==> flow/design.v <==
module qmult #(
    parameter N = 16,
    parameter Q = 10
)(
    input signed [N-1:0] a,
    input signed [N-1:0] b,
    output signed [N-1:0] out
);
    wire signed [2*N-1:0] temp;
    assign temp = a * b;
    assign out = temp[Q+N-1 : Q]; 
endmodule
module leaky_relu_layer #(
    parameter DATA_WIDTH = 16
)(
    input  wire clk,
    input  wire rst_n,
    input  wire valid_in,
    input  wire signed [DATA_WIDTH-1:0] data_in,
    output reg  valid_out,
    output reg  signed [DATA_WIDTH-1:0] data_out
);
    wire signed [DATA_WIDTH-1:0] val_shift_3;
    wire signed [DATA_WIDTH-1:0] val_shift_4;
    wire signed [DATA_WIDTH-1:0] val_shift_6;
    wire signed [DATA_WIDTH-1:0] neg_result;
    assign val_shift_3 = data_in >>> 3;  
    assign val_shift_4 = data_in >>> 4;  
    assign val_shift_6 = data_in >>> 6;  
    assign neg_result = val_shift_3 + val_shift_4 + val_shift_6;
    always @(posedge clk or negedge rst_n) begin
        if (!rst_n) begin
            valid_out <= 0;
            data_out  <= 0;
        end 
        else if (valid_in) begin
            valid_out <= 1;
            if (data_in >= 0) begin
                data_out <= data_in;
            end else begin
                data_out <= neg_result;
            end
        end 
        else begin
            valid_out <= 0;
        end
    end
endmodule
module upsample_layer_2d #(
    parameter IN_WIDTH   = 14, 
    parameter DATA_WIDTH = 16
)(
    input  wire clk, rst_n,
    input  wire valid_in,
    input  wire signed [DATA_WIDTH-1:0] data_in,
    output wire ready_in, 
    input  wire ready_out, 
    output reg  valid_out,
    output reg  signed [DATA_WIDTH-1:0] data_out
);
    localparam OUT_WIDTH = IN_WIDTH * 2;
    localparam S_READ_PIXEL  = 0;
    localparam S_EMIT_H_ZERO = 1; 
    localparam S_EMIT_V_ROW  = 2;
    reg [1:0] state;
    reg [15:0] col_cnt; 
    reg [15:0] row_cnt; 
    assign ready_in = (state == S_READ_PIXEL) && ready_out && (!valid_out || ready_out);
    always @(posedge clk or negedge rst_n) begin
        if (!rst_n) begin
            state <= S_READ_PIXEL;
            valid_out <= 0; data_out <= 0;
            col_cnt <= 0; row_cnt <= 0;
        end else begin
            if (valid_out && !ready_out) begin
                valid_out <= 1; 
            end else begin
                valid_out <= 0;  
                case (state)
                    S_READ_PIXEL: begin
                        if (valid_in && ready_out) begin
                            valid_out <= 1;
                            data_out  <= data_in;
                            state     <= S_EMIT_H_ZERO;
                        end
                    end
                    S_EMIT_H_ZERO: begin
                        if (ready_out) begin 
                            valid_out <= 1;
                            data_out  <= 0;
                            if (col_cnt == IN_WIDTH - 1) begin
                                col_cnt <= 0;
                                state   <= S_EMIT_V_ROW;
                            end else begin
                                col_cnt <= col_cnt + 1;
                                state   <= S_READ_PIXEL;
                            end
                        end
                    end
                    S_EMIT_V_ROW: begin
                        if (ready_out) begin
                            valid_out <= 1;
                            data_out  <= 0;
                            if (row_cnt == OUT_WIDTH - 1) begin
                                row_cnt <= 0;
                                state   <= S_READ_PIXEL;
                            end else begin
                                row_cnt <= row_cnt + 1;
                            end
                        end
                    end
                endcase
            end
        end
    end
endmodule
module zero_pad_layer #(
    parameter DATA_WIDTH = 16,
    parameter IMG_WIDTH  = 14,    
    parameter IMG_HEIGHT = 14,    
    parameter PAD_TOP    = 1,
    parameter PAD_BOTTOM = 2,
    parameter PAD_LEFT   = 1,
    parameter PAD_RIGHT  = 2
)(
    input  wire clk, rst_n,
    input  wire valid_in,
    input  wire signed [DATA_WIDTH-1:0] data_in,
    output wire ready_in,
    input  wire ready_out,
    output reg  valid_out,
    output reg  signed [DATA_WIDTH-1:0] data_out
);
    localparam TOTAL_WIDTH  = PAD_LEFT + IMG_WIDTH + PAD_RIGHT;
    localparam TOTAL_HEIGHT = PAD_TOP + IMG_HEIGHT + PAD_BOTTOM;
    reg [15:0] out_x;
    reg [15:0] out_y;
    reg frame_done; 
    reg [11:0] flush_cnt; 
    localparam FLUSH_CYCLES = 1024; 
    wire region_active_x = (out_x >= PAD_LEFT) && (out_x < PAD_LEFT + IMG_WIDTH);
    wire region_active_y = (out_y >= PAD_TOP)  && (out_y < PAD_TOP + IMG_HEIGHT);
    wire inside_content  = region_active_x && region_active_y;
    always @(*) begin
        if (frame_done) begin
            valid_out = 1'b0;
            data_out  = 0;
        end 
        else if (inside_content) begin
            valid_out = valid_in;
            data_out  = data_in;
        end else begin
            valid_out = 1'b1; 
            data_out  = {DATA_WIDTH{1'b0}};
        end
    end
    assign ready_in = !frame_done && (flush_cnt == 0) && inside_content && ready_out;
    wire fire_out = valid_out && ready_out;
    always @(posedge clk or negedge rst_n) begin
        if (!rst_n) begin
            out_x <= 0; out_y <= 0; frame_done <= 0; flush_cnt <= 0;
        end else begin
            if (flush_cnt > 0) begin
                if (fire_out) begin
                    if (flush_cnt == FLUSH_CYCLES) frame_done <= 1;
                    else flush_cnt <= flush_cnt + 1;
                end
            end
            else if (fire_out) begin
                if (out_x == TOTAL_WIDTH - 1) begin
                    out_x <= 0;
                    if (out_y == TOTAL_HEIGHT - 1) flush_cnt <= 1; 
                    else out_y <= out_y + 1;
                end else out_x <= out_x + 1;
            end
        end
    end
endmodule
module conv2d_4x4_layer #(
    parameter IMG_WIDTH  = 16,
    parameter DATA_WIDTH = 16
)(
    input  wire clk,
    input  wire rst_n,
    input  wire valid_in,
    input  wire signed [DATA_WIDTH-1:0] data_in,
    input  wire signed [DATA_WIDTH-1:0] w0, w1, w2, w3,
    input  wire signed [DATA_WIDTH-1:0] w4, w5, w6, w7,
    input  wire signed [DATA_WIDTH-1:0] w8, w9, w10, w11,
    input  wire signed [DATA_WIDTH-1:0] w12, w13, w14, w15,
    input  wire signed [DATA_WIDTH-1:0] bias,
    output reg  valid_out,
    output reg  signed [DATA_WIDTH-1:0] data_out
);
    reg signed [DATA_WIDTH-1:0] line_buff_0 [0:IMG_WIDTH-1];
    reg signed [DATA_WIDTH-1:0] line_buff_1 [0:IMG_WIDTH-1];
    reg signed [DATA_WIDTH-1:0] line_buff_2 [0:IMG_WIDTH-1];
    reg signed [DATA_WIDTH-1:0] win [0:15]; 
    wire signed [DATA_WIDTH-1:0] p[0:15]; 
    wire signed [DATA_WIDTH-1:0] sum;
    reg [9:0] x_cnt, y_cnt;
    integer i;
    qmult m0 (win[15], w0,  p[0]);
    qmult m1 (win[14], w1,  p[1]);
    qmult m2 (win[13], w2,  p[2]);
    qmult m3 (win[12], w3,  p[3]);
    qmult m4 (win[11], w4,  p[4]);
    qmult m5 (win[10], w5,  p[5]);
    qmult m6 (win[9],  w6,  p[6]);
    qmult m7 (win[8],  w7,  p[7]);
    qmult m8 (win[7],  w8,  p[8]);
    qmult m9 (win[6],  w9,  p[9]);
    qmult m10(win[5],  w10, p[10]);
    qmult m11(win[4],  w11, p[11]);
    qmult m12(win[3],  w12, p[12]);
    qmult m13(win[2],  w13, p[13]);
    qmult m14(win[1],  w14, p[14]);
    qmult m15(win[0],  w15, p[15]);
    assign sum = p[0] + p[1] + p[2] + p[3] + 
                 p[4] + p[5] + p[6] + p[7] + 
                 p[8] + p[9] + p[10] + p[11] +
                 p[12] + p[13] + p[14] + p[15] + bias;
    reg valid_req;
    always @(posedge clk or negedge rst_n) begin
        if (!rst_n) begin
            valid_req <= 0;
            valid_out <= 0;
            data_out  <= 0;
            x_cnt <= 0;
            y_cnt <= 0;
            for (i = 0; i < IMG_WIDTH; i = i + 1) begin
                line_buff_0[i] <= 0;
                line_buff_1[i] <= 0;
                line_buff_2[i] <= 0;
            end
            for (i = 0; i < 16; i = i + 1) begin
                win[i] <= 0;
            end
        end 
        else if (valid_in) begin
            line_buff_0[0] <= data_in;
            line_buff_1[0] <= line_buff_0[IMG_WIDTH-1];
            line_buff_2[0] <= line_buff_1[IMG_WIDTH-1];
            for (i = 1; i < IMG_WIDTH; i = i + 1) begin
                line_buff_0[i] <= line_buff_0[i-1];
                line_buff_1[i] <= line_buff_1[i-1];
                line_buff_2[i] <= line_buff_2[i-1];
            end
            win[0] <= data_in; 
            win[1] <= win[0]; win[2] <= win[1]; win[3] <= win[2];
            win[4] <= line_buff_0[IMG_WIDTH-1];
            win[5] <= win[4]; win[6] <= win[5]; win[7] <= win[6];
            win[8] <= line_buff_1[IMG_WIDTH-1];
            win[9] <= win[8]; win[10] <= win[9]; win[11] <= win[10];
            win[12] <= line_buff_2[IMG_WIDTH-1];
            win[13] <= win[12]; win[14] <= win[13]; win[15] <= win[14];
            if (x_cnt == IMG_WIDTH-1) begin
                x_cnt <= 0;
                y_cnt <= y_cnt + 1;
            end else begin
                x_cnt <= x_cnt + 1;
            end
            if (y_cnt >= 3 && x_cnt >= 3) 
                valid_req <= 1;
            else
                valid_req <= 0;
            valid_out <= valid_req;
            data_out  <= sum;
        end
        else begin
            valid_out <= valid_req;
            data_out  <= sum;
            valid_req <= 0;
        end
    end
endmodule
module trans_conv2d_padded_layer #(
    parameter IN_WIDTH   = 7,
    parameter DATA_WIDTH = 16,
    parameter PAD_TOP    = 1,
    parameter PAD_BOTTOM = 2,
    parameter PAD_LEFT   = 1,
    parameter PAD_RIGHT  = 2
)(
    input  wire clk, rst_n,
    input  wire valid_in,
    input  wire signed [DATA_WIDTH-1:0] data_in,
    output wire ready_out, 
    input  wire signed [DATA_WIDTH-1:0] w0,w1,w2,w3,w4,w5,w6,w7,
    input  wire signed [DATA_WIDTH-1:0] w8,w9,w10,w11,w12,w13,w14,w15,
    input  wire signed [DATA_WIDTH-1:0] bias,
    output wire valid_out,
    output wire signed [DATA_WIDTH-1:0] data_out
);
    wire up_valid, up_ready;
    wire signed [DATA_WIDTH-1:0] up_data;
    upsample_layer_2d #(
        .IN_WIDTH(IN_WIDTH), 
        .DATA_WIDTH(DATA_WIDTH)
    ) upsample_inst (
        .clk(clk), .rst_n(rst_n),
        .valid_in(valid_in), .data_in(data_in), .ready_in(ready_out),
        .ready_out(up_ready), .valid_out(up_valid), .data_out(up_data)
    );
    wire pad_valid, pad_ready;
    wire signed [DATA_WIDTH-1:0] pad_data;
    zero_pad_layer #(
        .DATA_WIDTH(DATA_WIDTH),
        .IMG_WIDTH(IN_WIDTH * 2),    
        .IMG_HEIGHT(IN_WIDTH * 2),   
        .PAD_TOP(PAD_TOP), .PAD_BOTTOM(PAD_BOTTOM),
        .PAD_LEFT(PAD_LEFT), .PAD_RIGHT(PAD_RIGHT)
    ) pad_inst (
        .clk(clk), .rst_n(rst_n),
        .valid_in(up_valid), .data_in(up_data), .ready_in(up_ready),
        .ready_out(pad_ready), .valid_out(pad_valid), .data_out(pad_data)
    );
    localparam CONV_IN_WIDTH = (IN_WIDTH * 2) + PAD_LEFT + PAD_RIGHT;
    conv2d_4x4_layer #(
        .IMG_WIDTH(CONV_IN_WIDTH), 
        .DATA_WIDTH(DATA_WIDTH)
    ) conv_inst (
        .clk(clk), .rst_n(rst_n),
        .valid_in(pad_valid), .data_in(pad_data), 
        .w0(w0), .w1(w1), .w2(w2), .w3(w3), .w4(w4), .w5(w5), .w6(w6), .w7(w7),
        .w8(w8), .w9(w9), .w10(w10), .w11(w11), .w12(w12), .w13(w13), .w14(w14), .w15(w15),
        .bias(bias),
        .valid_out(valid_out), .data_out(data_out)
    );
    assign pad_ready = 1'b1; 
endmodule
module w_dec2 #(parameter DATA_WIDTH=16)(
    output wire signed [DATA_WIDTH-1:0] w0, output wire signed [DATA_WIDTH-1:0] w1, output wire signed [DATA_WIDTH-1:0] w2, output wire signed [DATA_WIDTH-1:0] w3, output wire signed [DATA_WIDTH-1:0] w4, output wire signed [DATA_WIDTH-1:0] w5, output wire signed [DATA_WIDTH-1:0] w6, output wire signed [DATA_WIDTH-1:0] w7, output wire signed [DATA_WIDTH-1:0] w8, output wire signed [DATA_WIDTH-1:0] w9, output wire signed [DATA_WIDTH-1:0] w10, output wire signed [DATA_WIDTH-1:0] w11, output wire signed [DATA_WIDTH-1:0] w12, output wire signed [DATA_WIDTH-1:0] w13, output wire signed [DATA_WIDTH-1:0] w14, output wire signed [DATA_WIDTH-1:0] w15, output wire signed [DATA_WIDTH-1:0] bias
);
    assign w0 = 16'h0114;  
    assign w1 = 16'h0108;  
    assign w2 = 16'h00ee;  
    assign w3 = 16'h00fa;  
    assign w4 = 16'h00e9;  
    assign w5 = 16'h00dd;  
    assign w6 = 16'h00cf;  
    assign w7 = 16'h00d9;  
    assign w8 = 16'h00ed;  
    assign w9 = 16'h00d6;  
    assign w10 = 16'h00e7;  
    assign w11 = 16'h00f3;  
    assign w12 = 16'h010e;  
    assign w13 = 16'h00fa;  
    assign w14 = 16'h0104;  
    assign w15 = 16'h0106;  
    assign bias = 16'h0001;  
endmodule
module figan_upconv #(
    parameter DATA_WIDTH = 16
)(
    input  wire clk,
    input  wire rst_n,
    input  wire valid_in,
    input  wire signed [DATA_WIDTH-1:0] data_in,
    output wire ready_out,
    output wire valid_out,
    output wire signed [DATA_WIDTH-1:0] data_out
);
    wire signed [DATA_WIDTH-1:0] w_d2 [0:15]; wire signed [DATA_WIDTH-1:0] b_d2;
    w_dec2 w_d2_inst (.w0(w_d2[0]), .w1(w_d2[1]), .w2(w_d2[2]), .w3(w_d2[3]), .w4(w_d2[4]), .w5(w_d2[5]), .w6(w_d2[6]), .w7(w_d2[7]), .w8(w_d2[8]), .w9(w_d2[9]), .w10(w_d2[10]), .w11(w_d2[11]), .w12(w_d2[12]), .w13(w_d2[13]), .w14(w_d2[14]), .w15(w_d2[15]), .bias(b_d2));
    wire val_d2; wire signed [DATA_WIDTH-1:0] dat_d2;
    trans_conv2d_padded_layer #(
        .IN_WIDTH(14), .DATA_WIDTH(DATA_WIDTH),
        .PAD_TOP(2), .PAD_BOTTOM(3),
        .PAD_LEFT(2), .PAD_RIGHT(3)
    ) dec2 (
        .clk(clk), .rst_n(rst_n), .valid_in(valid_in), .data_in(data_in), .ready_out(ready_out),
        .w0(w_d2[0]), .w1(w_d2[1]), .w2(w_d2[2]), .w3(w_d2[3]), .w4(w_d2[4]), .w5(w_d2[5]), .w6(w_d2[6]), .w7(w_d2[7]), .w8(w_d2[8]), .w9(w_d2[9]), .w10(w_d2[10]), .w11(w_d2[11]), .w12(w_d2[12]), .w13(w_d2[13]), .w14(w_d2[14]), .w15(w_d2[15]), .bias(b_d2), .valid_out(val_d2), .data_out(dat_d2)
    );
    leaky_relu_layer #(.DATA_WIDTH(DATA_WIDTH)) act_d2 (.clk(clk), .rst_n(rst_n), .valid_in(val_d2), .data_in(dat_d2), .valid_out(valid_out), .data_out(data_out));
endmodule
* From RTL to reports: figan_upconv
What the tools print for figan_upconv, step after step.
Line numbers count from 1 in the design file above.
Cell names lack the library's common part.
A cell with n/a has no value.
- Top :: figan_upconv
- Clock :: clk
- Standard-cell library :: sky130hd
- Corner :: tt_025C_1v80

* Elaborated design
Yosys after proc, flatten, opt, wreduce and memory -nomap, before mapping. Print and check cells are not counted. Equal cells are merged and count once.
- Bits in registers :: 1799
- Input port bits :: 19
- Output and inout port bits :: 18
- Word-level cells :: 245
- Bitwise logic cells :: 3
- Muxes and demuxes :: 31
- Multipliers :: 16
- Order comparisons :: 8
- Eq/ne operators :: 14
- Reductions and logical operators :: 29
- Add/subtract/negate cells :: 25
** Operator list (number)
- multiplier 16 x 9 -> 25 bit with constant B :: 9
- multiplier 16 x 8 -> 24 bit with constant B :: 6
- adder 16 x 15 -> 16 bit :: 11
- multiplier 16 x 7 -> 23 bit with constant B :: 1
- 2-to-1 mux 16 bit :: 8
- 2-to-1 mux 12 bit :: 6
- adder 16 x 1 -> 16 bit with constant B :: 4
- adder 16 bit :: 4
- >= comparator 16 x 2 -> 1 bit with constant B :: 2
- less-than comparator 16 x 5 -> 1 bit with constant B :: 2
- == test 16 x 6 -> 1 bit with constant B :: 2
- case mux 16 bit (select 2 bit) :: 1
- adder 10 x 1 -> 10 bit with constant B :: 2
- >= comparator 10 x 2 -> 1 bit with constant B :: 2
- >= comparator 16 x 1 -> 1 bit with constant B :: 1
- adder 16 x 2 -> 16 bit with constant B :: 1
- == test 16 x 4 -> 1 bit with constant B :: 1
- == test 16 x 5 -> 1 bit with constant B :: 1
- adder 14 x 10 -> 15 bit :: 1
- adder 13 x 12 -> 14 bit :: 1
- adder 12 x 1 -> 12 bit with constant B :: 1
- > comparator 12 x 1 -> 1 bit with constant B :: 1
- == test 12 x 11 -> 1 bit with constant B :: 1
- zero test 12 bit :: 1
- AND reduction 4 bit :: 3
- logical AND 1 bit :: 10
- == test 10 x 6 -> 1 bit with constant B :: 1
- != test 2 bit with constant B :: 5
Other operator kinds: 18; their cells: 37.

* Depth
Depth = most cells in a row (Yosys ltp): at word level without a register or memory, in the mapped netlist without a sequential cell, where the memories' decode and read muxes count.
- Depth in word-level cells :: 17
- ABC_AREA :: 1
- Depth in mapped cells :: 44
- Depth with buffers taken out :: 44

* Mapped cells and area
Yosys stat after the flow's synthesis: flattened, memories mapped to cells. It holds for the ABC_AREA given above (unset counts as 0); a run with the other value may have another netlist.
- Cell count :: 12171
- Cell area after synthesis :: 0.1119974 mm2
- Area of sequential cells :: 0.0450445 mm2
- Flip-flop cells :: 1800
** Cell types
- dfrtp_1 :: number 1799, area in all 4.5E+04 um2
- fa_1 :: number 839, area in all 1.68E+04 um2
- ha_1 :: number 965, area in all 1.21E+04 um2
- inv_1 :: number 2561, area in all 9612.97 um2
- nand2_1 :: number 2477, area in all 9.3E+03 um2
- o21ai_0 :: number 1756, area in all 8.79E+03 um2
- xor2_1 :: number 217, area in all 1.9E+03 um2
- a21oi_1 :: number 331, area in all 1.66E+03 um2
- xnor2_1 :: number 122, area in all 1.07E+03 um2
- nand3_1 :: number 169, area in all 845.811 um2
- nor2_1 :: number 218, area in all 818.285 um2
- buf_2 :: number 154, area in all 770.739 um2
- clkbuf_1 :: number 178, area in all 668.141 um2
- buf_4 :: number 50, area in all 375.36 um2
- nand4_1 :: number 57, area in all 356.592 um2
- nor3_1 :: number 58, area in all 290.278 um2
- a21o_1 :: number 26, area in all 195.187 um2
- o21bai_1 :: number 19, area in all 142.637 um2
Other cell types: 43; their cells: 175.

* Path before layout
Source: OpenSTA report_checks on the synthesized netlist (no wires, ideal clock, input and output delay 20% of the period each), path of least setup slack; recovery checks are left aside. Register names are those of the netlist, which keeps one name where synthesis merged equal registers.
- Path kind :: register -> register
- Start :: reg dec2.conv_inst.win[5][6]
- End :: reg dec2.conv_inst.data_out[14]
- Setup slack :: 4.248 ns
- Driving pins on the path :: 39
- Required time :: 12.877 ns
- Data arrival time :: 8.629 ns
- Path buffers :: 0
- Path delay :: 8.752 ns
- Setup time :: 0.123 ns
- Time at the first pin :: 0.000 ns
- Clock period :: 13.0 ns
- Period reached after synthesis :: 8.752 ns
"path delay" = arrival - input delay + setup time.
"driving pins on the path" counts driving pins, that of a launching flip-flop among them; a cell with two outputs on the path counts twice.
"period reached after synthesis" = period - worst setup slack (recovery checks aside). The figure is calculated, with input and output delays left at 20% of the set period.
Between the ends stands the longest chain of elaborated cells between them, by number of cells; it is not shown to be the way that was timed. Of several equally long chains one is given.
Each line given opens the expression or statement behind the cell; cells for indexed reads and writes are added by Yosys, which also makes memories of some case tables.
At most two assigning lines are given for a register; there are more.
- Cells stage by stage :: dfrtp_1 fa_1 ha_1 fa_1 inv_1 fa_1 inv_1 ha_1 nand2_1 inv_1 nand3_1 o221ai_1 a21oi_1 inv_1 a21oi_1 xor2_1 inv_1 fa_1 [... 3 more ...] inv_1 fa_1 inv_1 fa_1 inv_1 fa_1 ha_1 inv_1 fa_1 o21ai_0 a21oi_1 o21bai_1 a21boi_0 o21ai_0 nand2_1 nand2_1 a21oi_1 xnor2_1
- Length of the longest elaborated chain :: 8
- Elaborated cells on any way between the ends :: 8
- Classes of those cells :: add/sub (7); mul (1)
** RTL lines, path post-synthesis
- from (decl) :: line 198 : reg signed [DATA_WIDTH-1:0] win [0:15];
- from (assign) :: line 237 : win[i] <= 0;
- from (assign) :: line 252 : win[5] <= win[4]; win[6] <= win[5]; win[7] <= win[6];
- multiplier 16 x 9 -> 25 bit :: line 10 : assign temp = a * b;
- adder 16 x 15 -> 16 bit x2 :: line 219 : assign sum = p[0] + p[1] + p[2] + p[3] +
- adder 16 bit :: line 219
- adder 16 x 15 -> 16 bit :: line 219
- adder 16 bit x2 :: line 219
- adder 16 x 2 -> 16 bit :: line 219
- to (assign) :: line 268 : data_out  <= sum;
- to (assign) :: line 272 : data_out  <= sum;
- to (decl) :: line 193 : output reg  signed [DATA_WIDTH-1:0] data_out

* Worst path after layout
Path of least setup slack in the final report of run 1 (OpenROAD, finished layout, wires in). Where an end is a register, its clock arrival counts in the times.
- Path kind :: register -> register
- Start :: reg dec2.conv_inst.win[6][2]
- End :: reg dec2.conv_inst.data_out[14]
- Time at the first pin :: 0.79 ns
- Clock period :: 13.0 ns
- Setup slack :: 2.91 ns
- Required time :: 13.68 ns
- Setup time :: 0.10 ns
- Data arrival time :: 10.77 ns
- Driving pins on the path :: 38
- Path buffers :: 0
Between the ends stands the longest chain of elaborated cells between them, by number of cells; it is not shown to be the way that was timed. Of several equally long chains one is given.
At most two assigning lines are given for a register; there are more.
- Cells stage by stage :: dfrtp_1 ha_1 inv_1 fa_1 fa_1 fa_1 inv_1 ha_1 nand2_1 o21ai_0 a21oi_1 inv_1 a21oi_1 o21ai_0 a21oi_1 o21ai_0 xor2_1 fa_1 [... 2 more ...] fa_1 inv_1 fa_1 fa_1 inv_1 fa_1 inv_1 ha_1 nand2_1 o21ai_0 a21oi_1 o21bai_1 a21boi_0 o21ai_0 nand2_1 nand2_1 a21oi_1 xnor2_1
- Length of the longest elaborated chain :: 9
- Elaborated cells on any way between the ends :: 9
- Classes of those cells :: add/sub (8); mul (1)
** RTL lines, path after layout
- from (decl) :: line 198 : reg signed [DATA_WIDTH-1:0] win [0:15];
- from (assign) :: line 237 : win[i] <= 0;
- from (assign) :: line 252 : win[5] <= win[4]; win[6] <= win[5]; win[7] <= win[6];
- multiplier 16 x 8 -> 24 bit :: line 10 : assign temp = a * b;
- adder 16 x 15 -> 16 bit x3 :: line 219 : assign sum = p[0] + p[1] + p[2] + p[3] +
- adder 16 bit :: line 219
- adder 16 x 15 -> 16 bit :: line 219
- adder 16 bit x2 :: line 219
- adder 16 x 2 -> 16 bit :: line 219
- to (assign) :: line 268 : data_out  <= sum;
- to (assign) :: line 272 : data_out  <= sum;
- to (decl) :: line 193 : output reg  signed [DATA_WIDTH-1:0] data_out

# Flow runs of figan_upconv

Stored flow runs of figan_upconv (4 of them; Yosys, OpenROAD, sky130hd). They differ in their settings and are not a sequence. Constraints: input delay and output delay 20% of the set period each, output load 0.01 pF.
"clock period achieved" means the clock period less the worst setup slack. The figure is calculated, with input and output delays left at 20% of the set period.
"time on the worst setup path" means the part of the period allowed to the worst setup path (the constraints hold back 20% at inputs and 20% at outputs) less its slack; where the path has registers, the arrival times of their clocks count too.
"total power of the final layout" is the tool's figure for a default switching activity; nothing was simulated.

* Run 1
** Files
==> flow/run.sh <==
#!/bin/bash
# the make line also repeats the synthesis and layout settings of config.mk as NAME=value (left out here)
make -C /OpenROAD-flow-scripts/flow DESIGN_CONFIG=/design/flow/config.mk WORK_HOME=/design/flow/orfs CLKGATE_MAP_FILE= finish
==> flow/config.mk <==
export PLATFORM = sky130hd
export DESIGN_NAME = figan_upconv
export DESIGN_NICKNAME = figan_upconv
export VERILOG_FILES = /design/flow/design.v
export SDC_FILE = /design/flow/constraint.sdc
export NUM_CORES = 4
export LEC_CHECK = 0
export ABC_AREA = 1
export CAP_MARGIN = 20
export CORE_MARGIN = 2
export CORE_UTILIZATION = 40
export CTS_CLUSTER_DIAMETER = 332
export CTS_CLUSTER_SIZE = 23
export MAX_ROUTING_LAYER = met4
export MIN_ROUTING_LAYER = met2
export PLACE_DENSITY_LB_ADDON = 0.18
export SLEW_MARGIN = 20
==> flow/constraint.sdc <==
create_clock -name core_clock -period 13.0 [get_ports {clk}]
set_input_delay 2.6000 -clock core_clock [delete_from_list [all_inputs] [get_ports {clk}]]
set_output_delay 2.6000 -clock core_clock [all_outputs]
set_load 0.01 [all_outputs]
** Results
- Final worst hold slack :: 0.373 ns
- Clock period achieved :: 10.088 ns
- Setup TNS :: 0.000 ns
- Netlist area reported by Yosys :: 0.1119974 mm2
- Utilization of the finished layout :: 42.4%
- Standard-cell area after layout :: 0.118242 mm2
- Time on the worst setup path :: 10.09 ns
- Critical path type :: register -> register
- Area inside the die boundary :: 0.284244 mm2
- Total power of the final layout :: 8944 uW
- Worst slack on setup checks :: 2.912 ns

* Run 2
** Files
==> flow/run.sh <==
#!/bin/bash
# the make line also repeats the synthesis and layout settings of config.mk as NAME=value (left out here)
make -C /OpenROAD-flow-scripts/flow DESIGN_CONFIG=/design/flow/config.mk WORK_HOME=/design/flow/orfs CLKGATE_MAP_FILE= finish
==> flow/config.mk <==
export PLATFORM = sky130hd
export DESIGN_NAME = figan_upconv
export DESIGN_NICKNAME = figan_upconv
export VERILOG_FILES = /design/flow/design.v
export SDC_FILE = /design/flow/constraint.sdc
export NUM_CORES = 4
export LEC_CHECK = 0
export CAP_MARGIN = 0
export CELL_PAD_IN_SITES_DETAIL_PLACEMENT = 2
export CORE_ASPECT_RATIO = 0.52
export CORE_MARGIN = 9
export CORE_UTILIZATION = 36
export CTS_CLUSTER_DIAMETER = 26
export CTS_CLUSTER_SIZE = 41
export GPL_ROUTABILITY_DRIVEN = 0
export GPL_TIMING_DRIVEN = 1
export MAX_ROUTING_LAYER = met4
export MIN_ROUTING_LAYER = met1
export PLACE_DENSITY_LB_ADDON = 0.11
export SETUP_SLACK_MARGIN = -0.22
export SLEW_MARGIN = 25
export TNS_END_PERCENT = 30
==> flow/constraint.sdc <==
create_clock -name core_clock -period 8.15 [get_ports {clk}]
set_input_delay 1.6300 -clock core_clock [delete_from_list [all_inputs] [get_ports {clk}]]
set_output_delay 1.6300 -clock core_clock [all_outputs]
set_load 0.01 [all_outputs]
** Results
- Final worst hold slack :: 0.349 ns
- Clock period achieved :: 10.398 ns
- Setup TNS :: -16.835 ns
- Netlist area reported by Yosys :: 0.1094287 mm2
- Utilization of the finished layout :: 45.6%
- Standard-cell area after layout :: 0.137318 mm2
- Time on the worst setup path :: 10.40 ns
- Critical path type :: register -> register
- Area inside the die boundary :: 0.325208 mm2
- Total power of the final layout :: 26076 uW
- Worst slack on setup checks :: -2.248 ns

* Run 3
** Files
==> flow/run.sh <==
#!/bin/bash
# the make line also repeats the synthesis and layout settings of config.mk as NAME=value (left out here)
make -C /OpenROAD-flow-scripts/flow DESIGN_CONFIG=/design/flow/config.mk WORK_HOME=/design/flow/orfs CLKGATE_MAP_FILE= finish
==> flow/config.mk <==
export PLATFORM = sky130hd
export DESIGN_NAME = figan_upconv
export DESIGN_NICKNAME = figan_upconv
export VERILOG_FILES = /design/flow/design.v
export SDC_FILE = /design/flow/constraint.sdc
export NUM_CORES = 4
export LEC_CHECK = 0
export CAP_MARGIN = 15
export CORE_MARGIN = 9
export CORE_UTILIZATION = 36
export CTS_CLUSTER_DIAMETER = 26
export CTS_CLUSTER_SIZE = 55
export GPL_ROUTABILITY_DRIVEN = 1
export GPL_TIMING_DRIVEN = 1
export MAX_ROUTING_LAYER = met5
export MIN_ROUTING_LAYER = met2
export PLACE_DENSITY_LB_ADDON = 0.11
export SETUP_SLACK_MARGIN = -0.22
export SLEW_MARGIN = 20
export TNS_END_PERCENT = 30
==> flow/constraint.sdc <==
create_clock -name core_clock -period 8.15 [get_ports {clk}]
set_input_delay 1.6300 -clock core_clock [delete_from_list [all_inputs] [get_ports {clk}]]
set_output_delay 1.6300 -clock core_clock [all_outputs]
set_load 0.01 [all_outputs]
** Results
- Final worst hold slack :: 0.346 ns
- Clock period achieved :: 9.986 ns
- Setup TNS :: -10.388 ns
- Netlist area reported by Yosys :: 0.1094287 mm2
- Utilization of the finished layout :: 47.1%
- Standard-cell area after layout :: 0.142712 mm2
- Time on the worst setup path :: 9.99 ns
- Critical path type :: register -> register
- Area inside the die boundary :: 0.324142 mm2
- Total power of the final layout :: 31013 uW
- Worst slack on setup checks :: -1.836 ns

* Run 4
** Files
==> flow/run.sh <==
#!/bin/bash
# the make line also repeats the synthesis and layout settings of config.mk as NAME=value (left out here)
make -C /OpenROAD-flow-scripts/flow DESIGN_CONFIG=/design/flow/config.mk WORK_HOME=/design/flow/orfs CLKGATE_MAP_FILE= finish
==> flow/config.mk <==
export PLATFORM = sky130hd
export DESIGN_NAME = figan_upconv
export DESIGN_NICKNAME = figan_upconv
export VERILOG_FILES = /design/flow/design.v
export SDC_FILE = /design/flow/constraint.sdc
export NUM_CORES = 4
export LEC_CHECK = 0
export CAP_MARGIN = 15
export CORE_MARGIN = 2
export CORE_UTILIZATION = 36
export CTS_CLUSTER_DIAMETER = 37
export CTS_CLUSTER_SIZE = 55
export GPL_ROUTABILITY_DRIVEN = 0
export GPL_TIMING_DRIVEN = 1
export MAX_ROUTING_LAYER = met4
export MIN_ROUTING_LAYER = met2
export PLACE_DENSITY_LB_ADDON = 0.3
export SETUP_SLACK_MARGIN = -0.22
export SLEW_MARGIN = 20
export TNS_END_PERCENT = 10
==> flow/constraint.sdc <==
create_clock -name core_clock -period 8.15 [get_ports {clk}]
set_input_delay 1.6300 -clock core_clock [delete_from_list [all_inputs] [get_ports {clk}]]
set_output_delay 1.6300 -clock core_clock [all_outputs]
set_load 0.01 [all_outputs]
** Results
- Final worst hold slack :: 0.342 ns
- Clock period achieved :: 9.786 ns
- Setup TNS :: -11.069 ns
- Netlist area reported by Yosys :: 0.1094287 mm2
- Utilization of the finished layout :: 44.3%
- Standard-cell area after layout :: 0.133989 mm2
- Time on the worst setup path :: 9.79 ns
- Critical path type :: register -> register
- Area inside the die boundary :: 0.308397 mm2
- Total power of the final layout :: 24119 uW
- Worst slack on setup checks :: -1.636 ns
